==> flow/design.v <==
`timescale 1ns/1ps
module base2_alu #(
  parameter LAT_BIN = 1,   
  parameter LAT_DEC = 8,   
  parameter LAT_DUO = 6    
)(
  input  wire        clk,
  input  wire        rst,
  input  wire        start,
  input  wire [3:0]  opcode,
  input  wire [15:0] a,
  input  wire [15:0] b,
  output reg         busy,
  output reg         done,
  output reg  [31:0] result
);
  reg [7:0] countdown;
  wire [7:0] lat_sel =
      (opcode <= 4'd2) ? LAT_BIN :
      ((opcode <= 4'd5) ? LAT_DEC : LAT_DUO);
  wire [31:0] res_bin =
      (opcode==4'd0)   ? (a + b) :
      (opcode==4'd1)   ? (a - b) :
      (opcode==4'd2)   ? (a * b) :
      (opcode==4'd3)   ? (a + b) :
      (opcode==4'd4)   ? (a - b) :
      (opcode==4'd5) ? (a * 16'd10) :
      (opcode==4'd6) ? (a + b) :
      (opcode==4'd7) ? (a - b) :
      (opcode==4'd8)  ? (a * 16'd3) : 32'd0;
  always @(posedge clk) begin
    if (rst) begin
      busy <= 1'b0; done <= 1'b0; countdown <= 8'd0; result <= 32'd0;
    end else begin
      done <= 1'b0;
      if (start && !busy) begin
        busy      <= 1'b1;
        countdown <= (lat_sel==0) ? 1 : lat_sel;
      end else if (busy) begin
        if (countdown > 8'd1) begin
          countdown <= countdown - 8'd1;
        end else begin
          busy   <= 1'b0;
          done   <= 1'b1;
          result <= res_bin;
        end
      end
    end
  end
endmodule
`timescale 1ns/1ps
module base10_alu #(
  parameter LAT_DEC = 1,   
  parameter LAT_BIN = 6,   
  parameter LAT_DUO = 6    
)(
  input  wire        clk,
  input  wire        rst,
  input  wire        start,
  input  wire [3:0]  opcode,
  input  wire [15:0] a,
  input  wire [15:0] b,
  output reg         busy,
  output reg         done,
  output reg  [31:0] result
);
  reg [7:0] countdown;
  wire [7:0] lat_sel =
      ((opcode>=4'd3) && (opcode<=4'd5)) ? LAT_DEC :
      ((opcode<=4'd2) ? LAT_BIN : LAT_DUO);
  wire [31:0] res_bin =
      (opcode==4'd0)   ? (a + b) :
      (opcode==4'd1)   ? (a - b) :
      (opcode==4'd2)   ? (a * b) :
      (opcode==4'd3)   ? (a + b) :
      (opcode==4'd4)   ? (a - b) :
      (opcode==4'd5) ? (a * 16'd10) :
      (opcode==4'd6) ? (a + b) :
      (opcode==4'd7) ? (a - b) :
      (opcode==4'd8)  ? (a * 16'd3) : 32'd0;
  always @(posedge clk) begin
    if (rst) begin
      busy <= 1'b0; done <= 1'b0; countdown <= 8'd0; result <= 32'd0;
    end else begin
      done <= 1'b0;
      if (start && !busy) begin
        busy      <= 1'b1;
        countdown <= (lat_sel==0) ? 1 : lat_sel;
      end else if (busy) begin
        if (countdown > 8'd1) begin
          countdown <= countdown - 8'd1;
        end else begin
          busy   <= 1'b0;
          done   <= 1'b1;
          result <= res_bin;
        end
      end
    end
  end
endmodule
`timescale 1ns/1ps
module base12_alu #(
  parameter LAT_DUO = 1,   
  parameter LAT_BIN = 6,   
  parameter LAT_DEC = 8    
)(
  input  wire        clk,
  input  wire        rst,
  input  wire        start,
  input  wire [3:0]  opcode,
  input  wire [15:0] a,
  input  wire [15:0] b,
  output reg         busy,
  output reg         done,
  output reg  [31:0] result
);
  reg [7:0] countdown;
  wire [7:0] lat_sel =
      ((opcode>=4'd6) && (opcode<=4'd8)) ? LAT_DUO :
      ((opcode<=4'd2) ? LAT_BIN : LAT_DEC);
  wire [31:0] res_bin =
      (opcode==4'd0)   ? (a + b) :
      (opcode==4'd1)   ? (a - b) :
      (opcode==4'd2)   ? (a * b) :
      (opcode==4'd3)   ? (a + b) :
      (opcode==4'd4)   ? (a - b) :
      (opcode==4'd5) ? (a * 16'd10) :
      (opcode==4'd6) ? (a + b) :
      (opcode==4'd7) ? (a - b) :
      (opcode==4'd8)  ? (a * 16'd3) : 32'd0;
  always @(posedge clk) begin
    if (rst) begin
      busy <= 1'b0; done <= 1'b0; countdown <= 8'd0; result <= 32'd0;
    end else begin
      done <= 1'b0;
      if (start && !busy) begin
        busy      <= 1'b1;
        countdown <= (lat_sel==0) ? 1 : lat_sel;
      end else if (busy) begin
        if (countdown > 8'd1) begin
          countdown <= countdown - 8'd1;
        end else begin
          busy   <= 1'b0;
          done   <= 1'b1;
          result <= res_bin;
        end
      end
    end
  end
endmodule
`timescale 1ns/1ps
module router_extended #(
  parameter B2_LAT_BIN  = 1, B2_LAT_DEC  = 8, B2_LAT_DUO  = 6,
  parameter B10_LAT_DEC = 1, B10_LAT_BIN = 6, B10_LAT_DUO = 6,
  parameter B12_LAT_DUO = 1, B12_LAT_BIN = 6, B12_LAT_DEC = 8
)(
  input  wire        clk,
  input  wire        rst,
  input  wire        start,
  input  wire [2:0]  cond_sel,
  input  wire [3:0]  opcode,
  input  wire [15:0] op_a,
  input  wire [15:0] op_b,
  output reg         busy,
  output reg         done,
  output reg  [31:0] result
);
  localparam [1:0] ROUTE_SENTINEL = 2'd3;
  wire [1:0] forced_target = (cond_sel <= 3'd2) ? cond_sel[1:0] : ROUTE_SENTINEL;
  wire [1:0] full_router_target =
      (opcode <= 4'd2)   ? 2'd0 :
      (opcode <= 4'd5) ? 2'd1 :
                                  2'd2;
  localparam [1:0] DUO_FALLBACK_TARGET = (B10_LAT_DUO <= B2_LAT_DUO) ? 2'd1 : 2'd0;
  wire [1:0] router_210_target =
      (opcode <= 4'd2)   ? 2'd0 :
      (opcode <= 4'd5) ? 2'd1 :
                                  DUO_FALLBACK_TARGET;
  wire [1:0] routed_target =
      (forced_target != ROUTE_SENTINEL) ? forced_target :
      (cond_sel == 3'd3) ? full_router_target :
      (cond_sel == 3'd4) ? router_210_target :
                           full_router_target;  
  reg  start_b2, start_b10, start_b12;
  wire busy_b2, done_b2;   wire [31:0] res_b2;
  wire busy_b10, done_b10; wire [31:0] res_b10;
  wire busy_b12, done_b12; wire [31:0] res_b12;
  base2_alu #(.LAT_BIN(B2_LAT_BIN), .LAT_DEC(B2_LAT_DEC), .LAT_DUO(B2_LAT_DUO)) u_b2(
    .clk(clk), .rst(rst), .start(start_b2), .opcode(opcode), .a(op_a), .b(op_b),
    .busy(busy_b2), .done(done_b2), .result(res_b2)
  );
  base10_alu #(.LAT_DEC(B10_LAT_DEC), .LAT_BIN(B10_LAT_BIN), .LAT_DUO(B10_LAT_DUO)) u_b10(
    .clk(clk), .rst(rst), .start(start_b10), .opcode(opcode), .a(op_a), .b(op_b),
    .busy(busy_b10), .done(done_b10), .result(res_b10)
  );
  base12_alu #(.LAT_DUO(B12_LAT_DUO), .LAT_BIN(B12_LAT_BIN), .LAT_DEC(B12_LAT_DEC)) u_b12(
    .clk(clk), .rst(rst), .start(start_b12), .opcode(opcode), .a(op_a), .b(op_b),
    .busy(busy_b12), .done(done_b12), .result(res_b12)
  );
  localparam S_IDLE=0, S_WAIT=1;
  reg [0:0] st;
  always @(posedge clk) begin
    if (rst) begin
      st <= S_IDLE; busy <= 1'b0; done <= 1'b0;
      start_b2 <= 1'b0; start_b10 <= 1'b0; start_b12 <= 1'b0;
      result <= 32'd0;
    end else begin
      done <= 1'b0;
      start_b2 <= 1'b0; start_b10 <= 1'b0; start_b12 <= 1'b0;
      case (st)
        S_IDLE: begin
          if (start) begin
            busy <= 1'b1;
            if (routed_target==2'd0) start_b2  <= 1'b1;
            if (routed_target==2'd1) start_b10 <= 1'b1;
            if (routed_target==2'd2) start_b12 <= 1'b1;
            st <= S_WAIT;
          end
        end
        S_WAIT: begin
          if ( (routed_target==2'd0 && done_b2) ||
               (routed_target==2'd1 && done_b10) ||
               (routed_target==2'd2 && done_b12) ) begin
            result <= (routed_target==2'd0) ? res_b2 :
                      (routed_target==2'd1) ? res_b10 :
                                              res_b12;
            done   <= 1'b1;
            busy   <= 1'b0;
            st     <= S_IDLE;
          end
        end
      endcase
    end
  end
endmodule
Reports on router_extended

The steps from the RTL of router_extended to its reports follow in flow order.
Lines are those of the file above, counted from 1.
Cell names lack the library's common part.
A cell with n/a has no value.

Top module: router_extended
Clock: clk
Standard-cell library: sky130hd
Timing corner: tt_025C_1v80

After elaboration

Counts by Yosys on the flattened word-level netlist (proc, flatten, opt, wreduce; memories kept). Register bits leave out memories and registers merged into their read ports (data or address). Print and check cells are left out. Cells with the same type and inputs are merged into one.

Cells after elaboration: 156
Register bits after elaboration: 164
Input bits: 42
Output and inout bits: 34

Multiply operators: 3
$add $sub $neg: 5
Mux-type cells: 57
Order comparisons: 9
Eq/ne operators: 15
Reduce/logical cells: 37
Bitwise operators: 11

Operators by type and width:

| operator                                                       | count |
| 16-bit by 16-bit multiplier with 32-bit output                 | 1 |
| 32-bit 2-to-1 mux                                              | 11 |
| 8-bit 2-to-1 mux                                               | 14 |
| 16-bit by 3-bit multiplier with 19-bit output with constant B  | 1 |
| 16-bit by 2-bit multiplier with 18-bit output with constant B  | 1 |
| 8-bit by 1-bit subtractor with 8-bit output with constant B    | 3 |
| 8-bit by 1-bit > comparator with 1-bit output with constant B  | 3 |
| 8-bit zero test                                                | 3 |
| 1-bit 2-to-1 mux                                               | 21 |
| 16-bit by 16-bit adder with 17-bit output                      | 1 |
| 16-bit by 16-bit subtractor with 17-bit output                 | 1 |
| 4-bit by 3-bit equality test with 1-bit output with constant B | 4 |
| 2-bit nonzero test                                             | 6 |
| 3-bit OR reduction                                             | 4 |
| 2-bit 2-to-1 mux                                               | 6 |
| 1-bit NOT                                                      | 11 |
| 2-bit AND reduction                                            | 5 |
| 3-bit AND reduction                                            | 3 |
| 1-bit logical AND                                              | 8 |
| 4-bit by 2-bit equality test with 1-bit output with constant B | 2 |
| 4-bit 2-to-1 mux                                               | 2 |
| 2-bit inequality test with constant B                          | 2 |
| 4-bit by 1-bit equality test with 1-bit output with constant B | 1 |
| 4-bit by 2-bit >= comparator with 1-bit output with constant B | 1 |
| 4-bit by 2-bit <= comparator with 1-bit output with constant B | 1 |
| 4-bit by 3-bit >= comparator with 1-bit output with constant B | 1 |
| 4-bit by 3-bit <= comparator with 1-bit output with constant B | 1 |
| 4-bit <= comparator with constant B                            | 1 |

Other operator kinds: 14; their cells: 18.

Logic depth

Longest topological path by Yosys (ltp), each cell counted once; first at word level (registers and memories cut), then after technology mapping (sequential cells cut; the memories' decode and read muxes count).

Depth after elaboration: 12
ABC_AREA: 0
Mapped depth: 25
Mapped depth without buffers: 24

Synthesis result

Yosys stat after the flow's synthesis: flattened, memories mapped to cells. It holds for the ABC_AREA given above (unset counts as 0); a run with the other value may have another netlist.
Totals and module areas in this step are rounded.

Chip area (Yosys): 19,000 um^2
Flip-flops: 164
Sequential area: 3,300 um^2
Buffer cells: 122
Cells in the netlist: 2,406

Cells by type:

| type     | count | area in all (um^2) |
| fa_1     | 198   | 3.96E+03 |
| dfxtp_1  | 164   | 3.28E+03 |
| ha_1     | 186   | 2.33E+03 |
| nand2_1  | 312   | 1.17E+03 |
| inv_1    | 290   | 1.09E+03 |
| a21oi_1  | 165   | 825.792 |
| nor2_1   | 201   | 754.474 |
| and2_1   | 92    | 575.552 |
| o21ai_0  | 98    | 490.47 |
| mux2i_1  | 44    | 440.422 |
| a211oi_1 | 58    | 435.418 |
| xnor2_1  | 48    | 420.403 |
| o211ai_1 | 50    | 375.36 |
| clkbuf_1 | 97    | 364.099 |
| xor2_1   | 33    | 289.027 |
| nor3_1   | 34    | 170.163 |
| o21a_1   | 20    | 150.144 |
| a21o_1   | 19    | 142.637 |

Not listed: further types 62, cells in them 297.
By module: a second synthesis without flattening, with its own total; a netlist apart from the flattened one above.

Cell total of the unflattened synthesis: 5,625
Area total of the unflattened synthesis: 45,000 um^2

Rows give one instance, submodules left out.

Modules:

| module          | seq. area (um^2) | times used | area (um^2) | cells |
| base2_alu       | 840              | 1          | 15,000      | 1,862 |
| base12_alu      | 840              | 1          | 14,000      | 1,795 |
| base10_alu      | 840              | 1          | 14,000      | 1,715 |
| router_extended | 760              | 1          | 2,000       | 253 |

Path before layout

Path of least setup slack by OpenSTA after synthesis, without wires, with an ideal clock, recovery checks aside; 20% of the period is set as input and as output delay. Where synthesis merged equal registers, the netlist keeps one of their names.

Path type: input to register
Start point: input op_b[1]
End point: register u_b12.result[30]
Required time: 9,930 ps
Data arrival time: 7,646 ps
Input delay: 2,000 ps
Period: 10,000 ps
Setup slack: 2,284 ps
Delay of the path: 5,716 ps
Launch time at the first pin: 2,000 ps
Stages: 21
Synthesis period reached: 7,716 ps

"delay of the path" is the arrival time less input delay plus setup time.
"stages": output pins that drive a net of the path, with the launching flip-flop's if there is one; two outputs of one cell count as two.
"synthesis period reached" = period - worst setup slack (recovery checks aside). The figure is calculated, with input and output delays left at 20% of the set period.
Between the ends stands the longest chain of elaborated cells between them, by number of cells; it is not shown to be the way that was timed. Of several equally long chains one is given.
A line is the first line of the expression or statement that the cell stems from. Yosys adds cells for indexed reads and writes and turns some case tables into memories.

Cell sequence: clkbuf_1 > nand2_1 > fa_1 > fa_1 > fa_1 > fa_1 > inv_1 > fa_1 > inv_1 > fa_1 > inv_1 > ha_1 > a211oi_1 > o21ai_0 > a31oi_1 > o31ai_2 > a41oi_1 > o21ai_0 > and4_1 > or3_1 > a21oi_1
Length of the longest elaborated chain: 9
Elaborated cells between the ends (all ways): 10
Those cells by class: add/sub (1); mul (1); mux (8)

Ends and longest elaborated chain, post-synthesis:

| item                                           | RTL line | text |
| start: declaration                             | 163      | `input  wire [15:0] op_b,` |
| 16-bit by 16-bit subtractor with 17-bit output | 129      | `(opcode==4'd7) ? (a - b) :` |
| 32-bit 2-to-1 mux                              | 129      |  |
| 32-bit 2-to-1 mux                              | 128      | `(opcode==4'd6) ? (a + b) :` |
| 32-bit 2-to-1 mux                              | 127      | `(opcode==4'd5) ? (a * 16'd10) :` |
| 32-bit 2-to-1 mux                              | 126      | `(opcode==4'd4)   ? (a - b) :` |
| 32-bit 2-to-1 mux                              | 125      | `(opcode==4'd3)   ? (a + b) :` |
| 32-bit 2-to-1 mux                              | 124      | `(opcode==4'd2)   ? (a * b) :` |
| 32-bit 2-to-1 mux                              | 123      | `(opcode==4'd1)   ? (a - b) :` |
| 32-bit 2-to-1 mux                              | 122      | `(opcode==4'd0)   ? (a + b) :` |
| end: assignment                                | 133      | `busy <= 1'b0; done <= 1'b0; countdown <= 8'd0; result <= 32'd0;` |
| end: assignment                                | 145      | `result <= res_bin;` |
| end: declaration                               | 115      | `output reg  [31:0] result` |

Worst path after layout

From the final timing report of run A: the path of least setup slack in the routed layout; clock arrival at registers is part of the times.
The path's times are printed in steps of 10 ps; the period is the one set.

Path type: input to register
Start point: input op_a[8]
End point: register u_b2.result[21]
Data arrival time: 6,710 ps
Input delay: 1,110 ps
Required time: 5,890 ps
Stages: 24
Setup slack: -830 ps
Launch time at the first pin: 1,110 ps
Period: 5,550 ps

Between the ends stands the longest chain of elaborated cells between them, by number of cells; it is not shown to be the way that was timed. Of several equally long chains one is given.

Cell sequence: buf_12 > buf_16 > and2_4 > fa_1 > inv_2 > fa_2 > fa_2 > inv_2 > fa_2 > fa_1 > inv_2 > fa_1 > inv_2 > ha_4 > and3_4 > and2_4 > a311oi_2 > nand2b_4 > buf_6 > a211oi_4 > nor2_1 > xnor2_1 > nor2_2 > a2111oi_2
Length of the longest elaborated chain: 9
Elaborated cells between the ends (all ways): 10
Those cells by class: add/sub (1); mul (1); mux (8)

Ends and longest elaborated chain, after layout:

| item                                           | RTL line | text |
| start: declaration                             | 162      | `input  wire [15:0] op_a,` |
| 16-bit by 16-bit subtractor with 17-bit output | 29       | `(opcode==4'd7) ? (a - b) :` |
| 32-bit 2-to-1 mux                              | 29       |  |
| 32-bit 2-to-1 mux                              | 28       | `(opcode==4'd6) ? (a + b) :` |
| 32-bit 2-to-1 mux                              | 27       | `(opcode==4'd5) ? (a * 16'd10) :` |
| 32-bit 2-to-1 mux                              | 26       | `(opcode==4'd4)   ? (a - b) :` |
| 32-bit 2-to-1 mux                              | 25       | `(opcode==4'd3)   ? (a + b) :` |
| 32-bit 2-to-1 mux                              | 24       | `(opcode==4'd2)   ? (a * b) :` |
| 32-bit 2-to-1 mux                              | 23       | `(opcode==4'd1)   ? (a - b) :` |
| 32-bit 2-to-1 mux                              | 22       | `(opcode==4'd0)   ? (a + b) :` |
| end: assignment                                | 33       | `busy <= 1'b0; done <= 1'b0; countdown <= 8'd0; result <= 32'd0;` |
| end: assignment                                | 45       | `result <= res_bin;` |
| end: declaration                               | 15       | `output reg  [31:0] result` |

Subject: flow runs of router_extended

Hi,

Flow measurements of router_extended on sky130hd: 4 stored runs with different settings, listed in no order. Input and output delays are each 20% of the period that was set; the output load is 0.01 pF.
"clock period achieved" means the clock period less the worst setup slack. The figure is calculated, with input and output delays left at 20% of the set period.
"time used up by the worst setup path" = time allowed to the worst setup path (clock period - input delay - output delay, where it has them) - its slack; a late launch clock adds to it, a late capture clock takes from it.
"total design power" rests on the timing tool's default activity at the inputs, not on a simulated workload.
"time used up by the worst setup path" is given in steps of 10 ps.
The measured numbers are rounded.
Settings: -- = not set for that run.

| item                                          | run A             | run B             | run C             | run D             |
| CELL_PAD_IN_SITES_GLOBAL_PLACEMENT            | 3                 | 3                 | 1                 | --                |
| CORE_ASPECT_RATIO                             | 1.81              | 0.58              | --                | --                |
| CORE_UTILIZATION                              | 34                | 17                | 22                | 40                |
| CTS_CLUSTER_DIAMETER                          | 255               | 395               | --                | --                |
| GPL_ROUTABILITY_DRIVEN                        | 0                 | 0                 | --                | --                |
| MIN_ROUTING_LAYER                             | met1              | --                | --                | --                |
| PLACE_DENSITY_LB_ADDON                        | 0.1               | --                | --                | --                |
| SETUP_SLACK_MARGIN                            | -0.0              | 2.31              | --                | 1.47              |
| SLEW_MARGIN                                   | 40                | 40                | 25                | 20                |
| period_ns                                     | 5.55              | 8.16              | 12.7              | 8.87              |
| CAP_MARGIN                                    | 20                | 10                | 20                | 20                |
| CORE_MARGIN                                   | 2                 | 9                 | 7                 | 2                 |
| CELL_PAD_IN_SITES_DETAIL_PLACEMENT            | --                | 2                 | --                | --                |
| MAX_ROUTING_LAYER                             | --                | met5              | --                | --                |
| PLACE_DENSITY                                 | --                | 0.79              | --                | --                |
| GPL_TIMING_DRIVEN                             | --                | --                | 0                 | --                |
| final setup TNS (ps)                          | -46,000           | 0                 | 0                 | 0                 |
| chip area after synthesis (Yosys) (um^2)      | 19,000            | 19,000            | 19,000            | 19,000            |
| worst setup slack after layout (ps)           | -830              | 1,000             | 2,400             | 1,600             |
| full die area (um^2)                          | 59,000            | 130,000           | 97,000            | 50,000            |
| standard-cell area of the final layout (um^2) | 26,000            | 26,000            | 22,000            | 22,000            |
| post-route utilization (%)                    | 45                | 23                | 26                | 46                |
| post-route worst hold slack (ps)              | 450               | 460               | 450               | 450               |
| clock period achieved (ps)                    | 6,375             | 7,128             | 10,282            | 7,234             |
| time used up by the worst setup path (ps)     | 5,270             | 5,500             | 7,740             | 5,460             |
| type of the worst setup path                  | input to register | input to register | input to register | input to register |
| total design power (uW)                       | 16,000            | 10,000            | 4,600             | 7,000             |

Regards
